==> flow/design.v <==
module instruction_fetch (
  input clk,
  input rstn,
  input suspend_cpu,
  input       pc_take_branch,    
  input [7:0] pc_branch_target,  
  output [7:0] pc_instruction_address
);
reg [7:0] pc;
always @(posedge clk or negedge rstn) begin
  if (rstn == 1'b0) begin
    pc <= 8'd0;
  end else if (pc_take_branch == 1'b1) begin
    pc <= pc_branch_target;
  end else if (suspend_cpu == 1'b0) begin
    pc <= pc + 8'd1;
  end
end
assign pc_instruction_address = pc;
endmodule
module instruction_decode (
  input clk,
  input rstn,
  input suspend_cpu,
  input [20:0] instruction,
  input [15:0] wb_regfile_writeback,  
  input  [3:0] wb_rd_id,              
  input        wb_reg_write,          
  output reg [4:0] opcode,
  output reg alu_src,
  output reg mem_branch,
  output reg mem_write,
  output reg mem_read,
  output reg reg_write,
  output reg mem_to_reg,
  output reg sema_read,
  output reg sema_write,
  output reg  [3:0] rd_id,
  output reg [15:0] rs1,
  output reg [15:0] rs2,
  output reg [15:0] imm
);
localparam ADD = 5'd0;
localparam SUB = 5'd1;
localparam MUL = 5'd2;
localparam DIV = 5'd3;
localparam AND = 5'd4;
localparam OR = 5'd5;
localparam XOR = 5'd6;
localparam NOT = 5'd7;
localparam ADDI = 5'd8;
localparam SUBI = 5'd9;
localparam MULI = 5'd10;
localparam DIVI = 5'd11;
localparam ANDI = 5'd12;
localparam ORI = 5'd13;
localparam XORI = 5'd14;
localparam SHL = 5'd15;
localparam SHR = 5'd16;
localparam SHLI = 5'd17;
localparam SHRI = 5'd18;
localparam BEQ = 5'd19;
localparam BNE = 5'd20;
localparam BGT = 5'd21;
localparam BLT = 5'd22;
localparam CEQ = 5'd23;
localparam CNE = 5'd24;
localparam CGT = 5'd25;
localparam CLT = 5'd26;
localparam LD = 5'd27;
localparam ST = 5'd28;
localparam SEMA_RD = 5'd29;
localparam SEMA_WR = 5'd30;
localparam JALR = 5'd31;
wire [4:0] op_i;
wire [3:0] rs1_id;
wire [3:0] rs2_id;
wire [7:0] i_imm;
wire [7:0] b_imm;
reg [15:0] regfile [1:15];
assign op_i   = instruction[4:0];
assign i_imm  = instruction[20:13];
assign b_imm  = {instruction[20:17], instruction[8:5]};
assign rs1_id = instruction[12:9];
assign rs2_id = instruction[16:13];
wire [15:0] rs1_val = (rs1_id == 4'd0) ? 16'd0 : regfile[rs1_id];
wire [15:0] rs2_val = (rs2_id == 4'd0) ? 16'd0 : regfile[rs2_id];
always @(posedge clk or negedge rstn) begin
  if (rstn == 1'b0) begin
    opcode <= 5'd0;
    alu_src <= 1'b0;
    mem_branch <= 1'b0;
    mem_write <= 1'b0;
    mem_read <= 1'b0;
    reg_write <= 1'b0;
    mem_to_reg <= 1'b0;
    sema_read <= 1'b0;
    sema_write <= 1'b0;
    rd_id <= 4'd0;
    rs1 <= 16'd0;
    rs2 <= 16'd0;
    imm <= 16'd0;
  end else if (suspend_cpu == 1'b0) begin
    opcode <= op_i;
    rd_id <= instruction[8:5];
    rs1 <= rs1_val;
    rs2 <= rs2_val;
    alu_src <= 1'b0;
    mem_branch <= 1'b0;
    mem_write <= 1'b0;
    mem_read <= 1'b0;
    reg_write <= 1'b0;
    mem_to_reg <= 1'b0;
    sema_read <= 1'b0;
    sema_write <= 1'b0;
    imm <= 16'd0;
    case (op_i)
      ADD, SUB, MUL, DIV, AND, OR, XOR, NOT, SHL, SHR: begin
        reg_write <= 1'b1;
      end
      ADDI, SUBI, MULI, DIVI, ANDI, ORI, XORI, SHLI, SHRI: begin
        alu_src <= 1'b1;
        reg_write <= 1'b1;
        imm <= {8'd0, i_imm};
      end
      BEQ, BNE, BGT, BLT: begin
        mem_branch <= 1'b1;
        imm <= {8'd0, b_imm};
      end
      CEQ, CNE, CGT, CLT: begin
        sema_write <= 1'b1;
      end
      LD: begin
        mem_read <= 1'b1;
        reg_write <= 1'b1;
        mem_to_reg <= 1'b1;
        imm <= {8'd0, i_imm};
      end
      ST: begin
        mem_write <= 1'b1;
        imm <= {8'd0, i_imm};
      end
      SEMA_RD: begin
        reg_write <= 1'b1;
        mem_to_reg <= 1'b1;
        sema_read <= 1'b1;
      end
      SEMA_WR: begin
        sema_write <= 1'b1;
      end
      JALR: begin
        mem_branch <= 1'b1;
        reg_write <= 1'b1;
      end
      default: begin
      end
    endcase
  end
end
integer i_reg;
always @(posedge clk or negedge rstn) begin
  if (rstn == 1'b0) begin
    for (i_reg = 1; i_reg < 16; i_reg = i_reg + 1) begin
      regfile[i_reg] <= 16'd0;
    end
  end else if ((wb_reg_write == 1'b1) && (wb_rd_id != 4'd0)) begin
    regfile[wb_rd_id] <= wb_regfile_writeback;
  end
end
endmodule
module instruction_execute (
  input  clk,
  input  rstn,
  input  suspend_cpu,
  output phase_done,
  input [4:0] id_opcode,
  input [7:0] id_pc,       
  input id_alu_src,
  input id_mem_branch,
  input id_mem_write,
  input id_mem_read,
  input id_reg_write,
  input id_mem_to_reg,
  input id_sema_read,
  input id_sema_write,
  input [3:0]  id_rd_id,
  input [15:0] id_rs1,
  input [15:0] id_rs2,
  input [15:0] id_imm,
  output reg [15:0] alu_result,
  output reg  [7:0] branch_target_address,
  output reg        branch_taken,
  output reg  [3:0] ex_rd_id,
  output reg        ex_mem_branch,
  output reg        ex_mem_write,
  output reg        ex_mem_read,
  output reg        ex_reg_write,
  output reg        ex_mem_to_reg,
  output reg        ex_sema_read,
  output reg        ex_sema_write,
  output reg  [7:0] ex_mem_addr,
  output reg [15:0] ex_mem_write_data
);
localparam ADD = 5'd0;
localparam SUB = 5'd1;
localparam MUL = 5'd2;
localparam DIV = 5'd3;
localparam AND = 5'd4;
localparam OR = 5'd5;
localparam XOR = 5'd6;
localparam NOT = 5'd7;
localparam ADDI = 5'd8;
localparam SUBI = 5'd9;
localparam MULI = 5'd10;
localparam DIVI = 5'd11;
localparam ANDI = 5'd12;
localparam ORI = 5'd13;
localparam XORI = 5'd14;
localparam SHL = 5'd15;
localparam SHR = 5'd16;
localparam SHLI = 5'd17;
localparam SHRI = 5'd18;
localparam BEQ = 5'd19;
localparam BNE = 5'd20;
localparam BGT = 5'd21;
localparam BLT = 5'd22;
localparam CEQ = 5'd23;
localparam CNE = 5'd24;
localparam CGT = 5'd25;
localparam CLT = 5'd26;
localparam JALR = 5'd31;
wire [15:0] alu_in1;
wire [15:0] alu_in2;
reg  [15:0] alu_single_cycle_out;
reg         cond;
wire is_multi_cycle = (id_opcode == MUL) || (id_opcode == MULI) ||
                      (id_opcode == DIV) || (id_opcode == DIVI);
wire is_div = (id_opcode == DIV) || (id_opcode == DIVI);
assign alu_in1 = id_rs1;
assign alu_in2 = (id_alu_src == 1'b1) ? id_imm : id_rs2;
always @(*) begin
  case (id_opcode)
    ADD, ADDI: alu_single_cycle_out = alu_in1 + alu_in2;
    SUB, SUBI: alu_single_cycle_out = alu_in1 - alu_in2;
    AND, ANDI: alu_single_cycle_out = alu_in1 & alu_in2;
    OR, ORI:   alu_single_cycle_out = alu_in1 | alu_in2;
    XOR, XORI: alu_single_cycle_out = alu_in1 ^ alu_in2;
    NOT:       alu_single_cycle_out = ~alu_in1;
    SHL, SHLI: alu_single_cycle_out = alu_in1 << alu_in2[3:0];
    SHR, SHRI: alu_single_cycle_out = alu_in1 >> alu_in2[3:0];
    JALR:      alu_single_cycle_out = {8'd0, id_pc};
    default:   alu_single_cycle_out = 16'b0;
  endcase
end
always @(*) begin
  case (id_opcode)
    BEQ, CEQ: cond = (alu_in1 == alu_in2);
    BNE, CNE: cond = (alu_in1 != alu_in2);
    BGT, CGT: cond = (alu_in1 > alu_in2);
    BLT, CLT: cond = (alu_in1 < alu_in2);
    JALR:     cond = 1'b1;
    default:  cond = 1'b0;
  endcase
end
reg [15:0] mul_acc;
reg [16:0] div_temp;
reg [15:0] dividend;
reg [15:0] divisor;
reg [15:0] multiplicand;
reg  [4:0] cycle_count;
wire [16:0] div_shift = {div_temp[15:0], dividend[15]};
wire [16:0] div_diff  = div_shift - {1'b0, divisor};
always @(posedge clk or negedge rstn) begin
  if (rstn == 1'b0) begin
    mul_acc <= 16'd0;
    div_temp <= 17'd0;
    dividend <= 16'd0;
    divisor <= 16'd0;
    multiplicand <= 16'd0;
    cycle_count <= 5'd0;
  end else if ((suspend_cpu == 1'b0) && is_multi_cycle) begin
    if (cycle_count == 5'd0) begin
      mul_acc <= 16'd0;
      div_temp <= 17'd0;
      multiplicand <= alu_in1;
      dividend <= is_div ? alu_in1 : alu_in2;
      divisor <= alu_in2;
      cycle_count <= 5'd1;
    end else if (cycle_count <= 5'd16) begin
      if (is_div) begin
        if (div_diff[16] == 1'b0) begin
          div_temp <= div_diff;
          dividend <= {dividend[14:0], 1'b1};
        end else begin
          div_temp <= div_shift;
          dividend <= {dividend[14:0], 1'b0};
        end
      end else begin
        if (dividend[0]) begin
          mul_acc <= mul_acc + multiplicand;
        end
        multiplicand <= multiplicand << 1;
        dividend <= dividend >> 1;
      end
      cycle_count <= cycle_count + 5'd1;
    end
  end else begin
    cycle_count <= 5'd0;
  end
end
assign phase_done = is_multi_cycle ? (cycle_count == 5'd17) : 1'b1;
always @(posedge clk or negedge rstn) begin
  if (rstn == 1'b0) begin
    alu_result    <= 16'd0;
    branch_target_address <= 8'd0;
    branch_taken  <= 1'b0;
    ex_rd_id      <= 4'b0;
    ex_mem_branch <= 1'b0;
    ex_mem_write  <= 1'b0;
    ex_mem_read   <= 1'b0;
    ex_reg_write  <= 1'b0;
    ex_mem_to_reg <= 1'b0;
    ex_sema_read  <= 1'b0;
    ex_sema_write <= 1'b0;
    ex_mem_addr   <= 8'd0;
    ex_mem_write_data <= 16'd0;
  end else if ((suspend_cpu == 1'b0) && phase_done) begin
    alu_result    <= is_multi_cycle ? (is_div ? dividend : mul_acc) : alu_single_cycle_out;
    branch_target_address <= (id_opcode == JALR) ? alu_in1[7:0] : id_imm[7:0];
    branch_taken  <= cond;
    ex_rd_id      <= id_rd_id;
    ex_mem_branch <= id_mem_branch;
    ex_mem_write  <= id_mem_write;
    ex_mem_read   <= id_mem_read;
    ex_reg_write  <= id_reg_write;
    ex_mem_to_reg <= id_mem_to_reg;
    ex_sema_read  <= id_sema_read;
    ex_sema_write <= id_sema_write;
    ex_mem_addr   <= id_imm[7:0];
    ex_mem_write_data <= (id_opcode == CEQ || id_opcode == CNE ||
                          id_opcode == CGT || id_opcode == CLT) ? {15'd0, cond} : id_rs1;
  end
end
endmodule
module memory_access (
  input clk,
  input rstn,
  input suspend_cpu,
  output phase_done,
  input sema_valid,
  input sema_data_in,
  input sema_is_empty,
  output sema_ready,
  output sema_write,
  output sema_data_out,
  input [15:0] ex_alu_result,
  input  [7:0] ex_branch_target_address,
  input        ex_branch_taken,
  input  [3:0] ex_rd_id,
  input        ex_mem_branch,
  input        ex_mem_write,
  input        ex_mem_read,
  input        ex_reg_write,
  input        ex_mem_to_reg,
  input        ex_sema_read,
  input        ex_sema_write,
  input  [7:0] ex_mem_addr,
  input [15:0] ex_mem_write_data,
  input [15:0] data_memory_read_data,
  output  [7:0] data_memory_address,
  output        data_memory_write_en,
  output [15:0] data_memory_write_data,
  output reg [15:0] mem_alu_result,
  output reg  [3:0] mem_rd_id,
  output reg        mem_reg_write,
  output            mem_take_branch,
  output      [7:0] mem_branch_target_address
);
assign data_memory_address = ex_mem_addr;
assign data_memory_write_en = ex_mem_write & ~suspend_cpu;
assign data_memory_write_data = ex_mem_write_data;
assign mem_take_branch = ex_branch_taken & ex_mem_branch & ~suspend_cpu;
assign mem_branch_target_address = ex_branch_target_address;
assign sema_write    = ex_sema_write & ~suspend_cpu;
assign sema_data_out = ex_mem_write_data[0];
assign sema_ready    = ex_sema_read & ~suspend_cpu;
assign phase_done = ex_sema_write ? sema_is_empty :
                    ex_sema_read  ? sema_valid    : 1'b1;
always @(posedge clk or negedge rstn) begin
  if (rstn == 1'b0) begin
    mem_alu_result <= 16'd0;
    mem_rd_id      <= 4'd0;
    mem_reg_write  <= 1'b0;
  end else if ((suspend_cpu == 1'b0) && phase_done) begin
    if (ex_mem_to_reg == 1'b1) begin
      mem_alu_result <= ex_sema_read ? {15'd0, sema_data_in} : data_memory_read_data;
    end else begin
      mem_alu_result <= ex_alu_result;
    end
    mem_rd_id      <= ex_rd_id;
    mem_reg_write  <= ex_reg_write;
  end
end
endmodule
module register_writeback (
  input suspend_cpu,
  input [15:0] mem_alu_result,
  input  [3:0] mem_rd_id,
  input        mem_reg_write,
  output [15:0] wb_regfile_writeback,
  output  [3:0] wb_rd_id,
  output        wb_reg_write
);
assign wb_reg_write = mem_reg_write & ~suspend_cpu;
assign wb_rd_id = mem_rd_id;
assign wb_regfile_writeback = mem_alu_result;
endmodule
module byte_unit_top (
  input clk,
  input rstn,
  output  [7:0] imem_addr,
  input  [20:0] imem_data,
  output  [7:0] dmem_addr,
  output        dmem_we,
  output [15:0] dmem_wdata,
  input  [15:0] dmem_rdata,
  input  sema_valid_i,  
  input  sema_data_i,   
  output sema_ready_o,  
  input  sema_is_empty_i,  
  output sema_write_o,     
  output sema_data_o,      
  output halted
);
wire [7:0]  if_instruction_address_o;
reg  [20:0] if_instruction;
wire [4:0]  id_opcode_o;
wire        id_alu_src_o;
wire        id_mem_branch_o;
wire        id_mem_write_o;
wire        id_mem_read_o;
wire        id_reg_write_o;
wire        id_mem_to_reg_o;
wire        id_sema_read_o;
wire        id_sema_write_o;
wire [3:0]  id_rd_id_o;
wire [15:0] id_rs1_o;
wire [15:0] id_rs2_o;
wire [15:0] id_imm_o;
wire        ex_phase_done_o;
wire [15:0] ex_alu_result_o;
wire  [7:0] ex_branch_target_address_o;
wire        ex_branch_taken_o;
wire  [3:0] ex_rd_id_o;
wire        ex_mem_branch_o;
wire        ex_mem_write_o;
wire        ex_mem_read_o;
wire        ex_reg_write_o;
wire        ex_mem_to_reg_o;
wire        ex_sema_read_o;
wire        ex_sema_write_o;
wire  [7:0] ex_mem_addr_o;
wire [15:0] ex_mem_write_data_o;
wire        mem_phase_done_o;
wire [15:0] mem_alu_result_o;
wire [3:0]  mem_rd_id_o;
wire        mem_reg_write_o;
wire        mem_take_branch_o;
wire  [7:0] mem_branch_target_address_o;
wire [15:0] wb_regfile_writeback_o;
wire  [3:0] wb_rd_id_o;
wire        wb_reg_write_o;
localparam [2:0] IF = 3'd0, ID = 3'd1, EX = 3'd2, MEM = 3'd3, WB = 3'd4, HALT = 3'd5;
reg [2:0] cpu_phase;
wire if_suspend_cpu_i  = (cpu_phase != IF);
wire id_suspend_cpu_i  = (cpu_phase != ID);
wire ex_suspend_cpu_i  = (cpu_phase != EX);
wire mem_suspend_cpu_i = (cpu_phase != MEM);
wire wb_suspend_cpu_i  = (cpu_phase != WB);
always @(posedge clk or negedge rstn) begin
  if (rstn == 1'b0) begin
    cpu_phase <= IF;
  end else begin
    case (cpu_phase)
      IF:  cpu_phase <= (&imem_data) ? HALT : ID;
      ID:  cpu_phase <= EX;
      EX:  if (ex_phase_done_o) cpu_phase <= MEM;
      MEM: if (mem_phase_done_o) cpu_phase <= WB;
      WB:  cpu_phase <= IF;
      default: cpu_phase <= HALT;
    endcase
  end
end
always @(posedge clk or negedge rstn) begin
  if (rstn == 1'b0) begin
    if_instruction <= {{16{1'b0}}, 5'b01111};  
  end else if (if_suspend_cpu_i == 1'b0) begin
    if_instruction <= imem_data;
  end
end
assign imem_addr = if_instruction_address_o;
assign halted = (cpu_phase == HALT);
instruction_fetch instruction_fetch_inst (
  .clk (clk),
  .rstn (rstn),
  .suspend_cpu (if_suspend_cpu_i),
  .pc_take_branch (mem_take_branch_o),
  .pc_branch_target (mem_branch_target_address_o),
  .pc_instruction_address (if_instruction_address_o)
);
instruction_decode instruction_decode_inst (
  .clk (clk),
  .rstn (rstn),
  .suspend_cpu (id_suspend_cpu_i),
  .instruction (if_instruction),
  .wb_regfile_writeback (wb_regfile_writeback_o),
  .wb_reg_write (wb_reg_write_o),
  .wb_rd_id (wb_rd_id_o),
  .opcode (id_opcode_o),
  .alu_src (id_alu_src_o),
  .mem_branch (id_mem_branch_o),
  .mem_write (id_mem_write_o),
  .mem_read (id_mem_read_o),
  .reg_write (id_reg_write_o),
  .mem_to_reg (id_mem_to_reg_o),
  .sema_read (id_sema_read_o),
  .sema_write (id_sema_write_o),
  .rd_id (id_rd_id_o),
  .rs1 (id_rs1_o),
  .rs2 (id_rs2_o),
  .imm (id_imm_o)
);
instruction_execute instruction_execute_inst (
  .clk (clk),
  .rstn (rstn),
  .suspend_cpu (ex_suspend_cpu_i),
  .phase_done (ex_phase_done_o),
  .id_opcode (id_opcode_o),
  .id_pc (if_instruction_address_o),
  .id_alu_src (id_alu_src_o),
  .id_mem_branch (id_mem_branch_o),
  .id_mem_write (id_mem_write_o),
  .id_mem_read (id_mem_read_o),
  .id_reg_write (id_reg_write_o),
  .id_mem_to_reg (id_mem_to_reg_o),
  .id_sema_read (id_sema_read_o),
  .id_sema_write (id_sema_write_o),
  .id_rd_id (id_rd_id_o),
  .id_rs1 (id_rs1_o),
  .id_rs2 (id_rs2_o),
  .id_imm (id_imm_o),
  .alu_result (ex_alu_result_o),
  .branch_target_address (ex_branch_target_address_o),
  .branch_taken (ex_branch_taken_o),
  .ex_rd_id (ex_rd_id_o),
  .ex_mem_branch (ex_mem_branch_o),
  .ex_mem_write (ex_mem_write_o),
  .ex_mem_read (ex_mem_read_o),
  .ex_reg_write (ex_reg_write_o),
  .ex_mem_to_reg (ex_mem_to_reg_o),
  .ex_sema_read (ex_sema_read_o),
  .ex_sema_write (ex_sema_write_o),
  .ex_mem_addr (ex_mem_addr_o),
  .ex_mem_write_data (ex_mem_write_data_o)
);
memory_access memory_access_inst (
  .clk (clk),
  .rstn (rstn),
  .suspend_cpu (mem_suspend_cpu_i),
  .phase_done (mem_phase_done_o),
  .sema_valid (sema_valid_i),
  .sema_data_in (sema_data_i),
  .sema_is_empty (sema_is_empty_i),
  .sema_ready (sema_ready_o),
  .sema_write (sema_write_o),
  .sema_data_out (sema_data_o),
  .ex_alu_result (ex_alu_result_o),
  .ex_branch_target_address (ex_branch_target_address_o),
  .ex_branch_taken (ex_branch_taken_o),
  .ex_rd_id (ex_rd_id_o),
  .ex_mem_branch (ex_mem_branch_o),
  .ex_mem_write (ex_mem_write_o),
  .ex_mem_read (ex_mem_read_o),
  .ex_reg_write (ex_reg_write_o),
  .ex_mem_to_reg (ex_mem_to_reg_o),
  .ex_sema_read (ex_sema_read_o),
  .ex_sema_write (ex_sema_write_o),
  .ex_mem_addr (ex_mem_addr_o),
  .ex_mem_write_data (ex_mem_write_data_o),
  .data_memory_read_data (dmem_rdata),
  .data_memory_address (dmem_addr),
  .data_memory_write_en (dmem_we),
  .data_memory_write_data (dmem_wdata),
  .mem_alu_result (mem_alu_result_o),
  .mem_rd_id (mem_rd_id_o),
  .mem_reg_write (mem_reg_write_o),
  .mem_take_branch (mem_take_branch_o),
  .mem_branch_target_address (mem_branch_target_address_o)
);
register_writeback register_writeback_inst (
  .suspend_cpu (wb_suspend_cpu_i),
  .mem_alu_result (mem_alu_result_o),
  .mem_rd_id (mem_rd_id_o),
  .mem_reg_write (mem_reg_write_o),
  .wb_regfile_writeback (wb_regfile_writeback_o),
  .wb_rd_id (wb_rd_id_o),
  .wb_reg_write (wb_reg_write_o)
);
endmodule
# == Reports on byte_unit_top ==
# The steps from the RTL of byte_unit_top to its reports follow in flow order.
# Lines are those of the file above, counted from 1.
# Operators: Yosys type, input widths -> output width; for muxes data width and select width s.
# Library cell names are shortened.
# A cell with -- has no value.
# design
design,byte_unit_top
clock_port,clk
cell_library,sky130hd
corner,tt_025C_1v80

# == Word level ==
# Source: Yosys, flattened and elaborated. Widths are those after wreduce. Registers that Yosys merges into a memory's read port (data or address) are not register bits. Print and check cells do not count. Equal cells are merged and count once.
# classes
n_addsub,6
compare,3
equal,120
n_shift,2
mux,49
n_logic,13
reduce_logical,62
# op_table
op,count
$pmux 16 s15,2
$mux 16,23
$eq 5x5->1 const B,29
$pmux 16 s9,1
$eq 4x4->1 const B,24
$eq 5x4->1 const B,16
$eq 4x3->1 const B,12
$eq 5x3->1 const B,8
$reduce_and 2->1,18
$add 16x16->16,2
$reduce_or 2->1,12
$eq 4x2->1 const B,6
$mux 8,3
$reduce_or 22->1,1
$reduce_and 21->1,1
$eq 5x2->1 const B,4
$sub 17x16->17,1
$sub 16x16->16,1
$gt 16x16->1,1
$lt 16x16->1,1
$eq 16x16->1,1
$ne 16x16->1,1
$and 16x16->16,1
$or 16x16->16,1
$xor 16x16->16,1
$shl 16x4->16,1
$shr 16x4->16,1
$not 16->16,1
# Not listed: further kinds 35, cells in them 81.
# word_totals
ff_bits,501
inputBits,42
out_inout_bits,37
wordCells,306

# == Depth ==
# Depth = most cells in a row (Yosys ltp): at word level without a register or memory, in the mapped netlist without a sequential cell, where the memories' decode and read muxes count.
# logic_depth
ltp_word,7
abc_area,0
depth_mapped,13
mapped_depth_nobuf,11

# == Mapped cells and area ==
# Source: synth_stat.txt of the flow (Yosys; design flattened, memories mapped). It holds for the ABC_AREA given above (unset counts as 0); a run with the other value may have another netlist.
# The area totals of this step are shown rounded.
# by_type
cell,count,area_total_um2
dfrtp_1,489,1.22E+04
mux2_2,266,3E+03
nand2_1,359,1.35E+03
ha_1,84,1.05E+03
a22oi_1,112,840.806
mux2i_1,73,730.701
nor2_1,180,675.648
a21oi_1,122,610.586
clkbuf_1,150,563.04
o21ai_0,105,525.504
mux4_2,22,495.475
a22o_1,54,472.954
a222oi_1,40,400.384
nand3_1,76,380.365
o221ai_1,42,367.853
a221oi_1,33,289.027
inv_1,76,285.274
nand4_1,44,275.264
# Other cell types: 80; their cells: 531.
# mapped
cell_count,2858
area_um2,29000
seq_area_um2,12000
ff_cells,493
n_buf,204
# By module: a second synthesis without flattening, with its own total; a netlist apart from the flattened one above.
# hier_totals
hier_cells,3208
hier_area_um2,31000
# Rows give one instance, submodules left out.
# by_module
module,instances,cells,mod_area_um2,seq_area_um2
instruction_decode,1,1400,16000,7400
instruction_execute,1,1528,12000,3600
memory_access,1,138,1400,530
byte_unit_top,1,74,1100,610
instruction_fetch,1,47,430,200
register_writeback,1,21,160,0.0

# == Worst setup path after synthesis ==
# OpenSTA on the mapped netlist: ideal clock, no wires. The path of least setup slack (recovery checks aside). Input and output delay are each 20% of the period. Register names are those of the netlist, which keeps one name where synthesis merged equal registers.
# synth_path
kind,register -> register
start,reg instruction_decode_inst.alu_src
end,reg instruction_execute_inst.alu_result[10]
tclk_ps,5000
setup_time_ps,139
t_first_pin_ps,0
arrival_time_ps,3268
required_time_ps,4861
setup_slack_ps,1594
path_delay_ps,3407
stages,13
path_buffers,3
synth_period_reached_ps,3406
# "path_delay_ps" = arrival - input delay + setup time.
# "stages" counts driving pins, that of a launching flip-flop among them; a cell with two outputs on the path counts twice.
# "synth_period_reached_ps" = period - worst setup slack (recovery checks aside). The figure is calculated, with input and output delays left at 20% of the set period.
# The rows between start and end are the longest chain of elaborated cells between them; the timing report does not say that the signal goes this way. Where chains are equally long, one stands for them.
# A line is the first line of the expression or statement that the cell stems from. Yosys adds cells for indexed reads and writes and turns some case tables into memories.
# At most two assigning lines are given for a register; there are more.
# synth_between
cell_sequence,dfrtp_1 buf_6 clkbuf_1 mux2i_1 ha_1 buf_2 or3b_1 and3_1 a2111o_1 nand2_1 mux2_2 a2111oi_0 a21oi_1
elab_chain_len,4
cone_cells,10
cone_lines,10
cone_classes,add/sub: 2; shift: 2; mux: 3; logic: 3
# synth_lines
item,line_no,rtl
"start, declared",30,"output reg alu_src,"
"start, assigned",91,alu_src <= 1'b0;
"start, assigned",108,alu_src <= 1'b0;
$mux 16,240,assign alu_in2 = (id_alu_src == 1'b1) ? id_imm : id_rs2;
$sub 16x16->16,244,"SUB, SUBI: alu_single_cycle_out = alu_in1 - alu_in2;"
$pmux 16 s9,242,case (id_opcode)
$mux 16,328,alu_result    <= is_multi_cycle ? (is_div ? dividend : mul_acc) : alu_single_cycle_out;
"end, assigned",314,alu_result    <= 16'd0;
"end, assigned",328,
"end, declared",190,"output reg [15:0] alu_result,"

# == Worst path after layout ==
# Path of least setup slack in the final report of run 1 (OpenROAD, finished layout, wires in). Where an end is a register, its clock arrival counts in the times.
# The report prints the path's times to 10 ps; the period is as set.
# layout_path
kind,register -> register
start,reg instruction_decode_inst.rs1[6]
end,reg instruction_execute_inst.alu_result[14]
tclk_ps,5140
setup_time_ps,50
t_first_pin_ps,620
arrival_time_ps,5190
required_time_ps,5730
setup_slack_ps,540
stages,12
path_buffers,2
# layout_between
cell_sequence,dfrtp_1 clkdlybuf4s15_1 inv_1 ha_1 clkbuf_1 nor4_1 o21a_1 o311ai_0 a21oi_1 xnor2_1 a211oi_1 a31oi_1
# layout_lines
item,line_no,rtl
"start, declared",39,"output reg [15:0] rs1,"
"start, assigned",100,rs1 <= 16'd0;
"start, assigned",106,rs1 <= rs1_val;
"end, assigned",314,alu_result    <= 16'd0;
"end, assigned",328,alu_result    <= is_multi_cycle ? (is_div ? dividend : mul_acc) : alu_single_cycle_out;
"end, declared",190,"output reg [15:0] alu_result,"
# Chain of elaborated cells between the ends: none given.

# Stored flow runs of byte_unit_top (3 of them; Yosys, OpenROAD, sky130hd). They differ in their settings and are not a sequence. Constraints: input delay and output delay 20% of the set period each, output load 0.01 pF.
# "power_total_mw": no workload was simulated; the value follows from the tool's default switching activity.
# Results are given in rounded form.
# Among the settings, - means not set for that run.
name,run 1,run 2,run 3
ABC_AREA,0,-,-
CAP_MARGIN,10,20,20
CELL_PAD_IN_SITES_DETAIL_PLACEMENT,0,-,-
CELL_PAD_IN_SITES_GLOBAL_PLACEMENT,1,-,-
CORE_ASPECT_RATIO,0.67,-,-
CORE_MARGIN,10,2,2
CORE_UTILIZATION,34,40,40
CTS_CLUSTER_DIAMETER,246,-,-
CTS_CLUSTER_SIZE,59,-,-
GPL_ROUTABILITY_DRIVEN,1,-,-
GPL_TIMING_DRIVEN,0,-,-
MAX_ROUTING_LAYER,met4,-,-
MIN_ROUTING_LAYER,met1,-,-
PLACE_DENSITY_LB_ADDON,0.08,-,-
SETUP_SLACK_MARGIN,0.62,0.96,-
SLEW_MARGIN,5,20,20
period_ns,5.14,3.9,5.46
final_cell_area_um2,32000,34000,32000
util_pct,38,48,46
final_setup_tns_ps,0,0,0
power_total_mw,5.8,11,7.5
yosys.chip_area_um2,29000,29000,29000
die_area_um2,96000,73000,73000
setup_ws_ps,540,730,1600
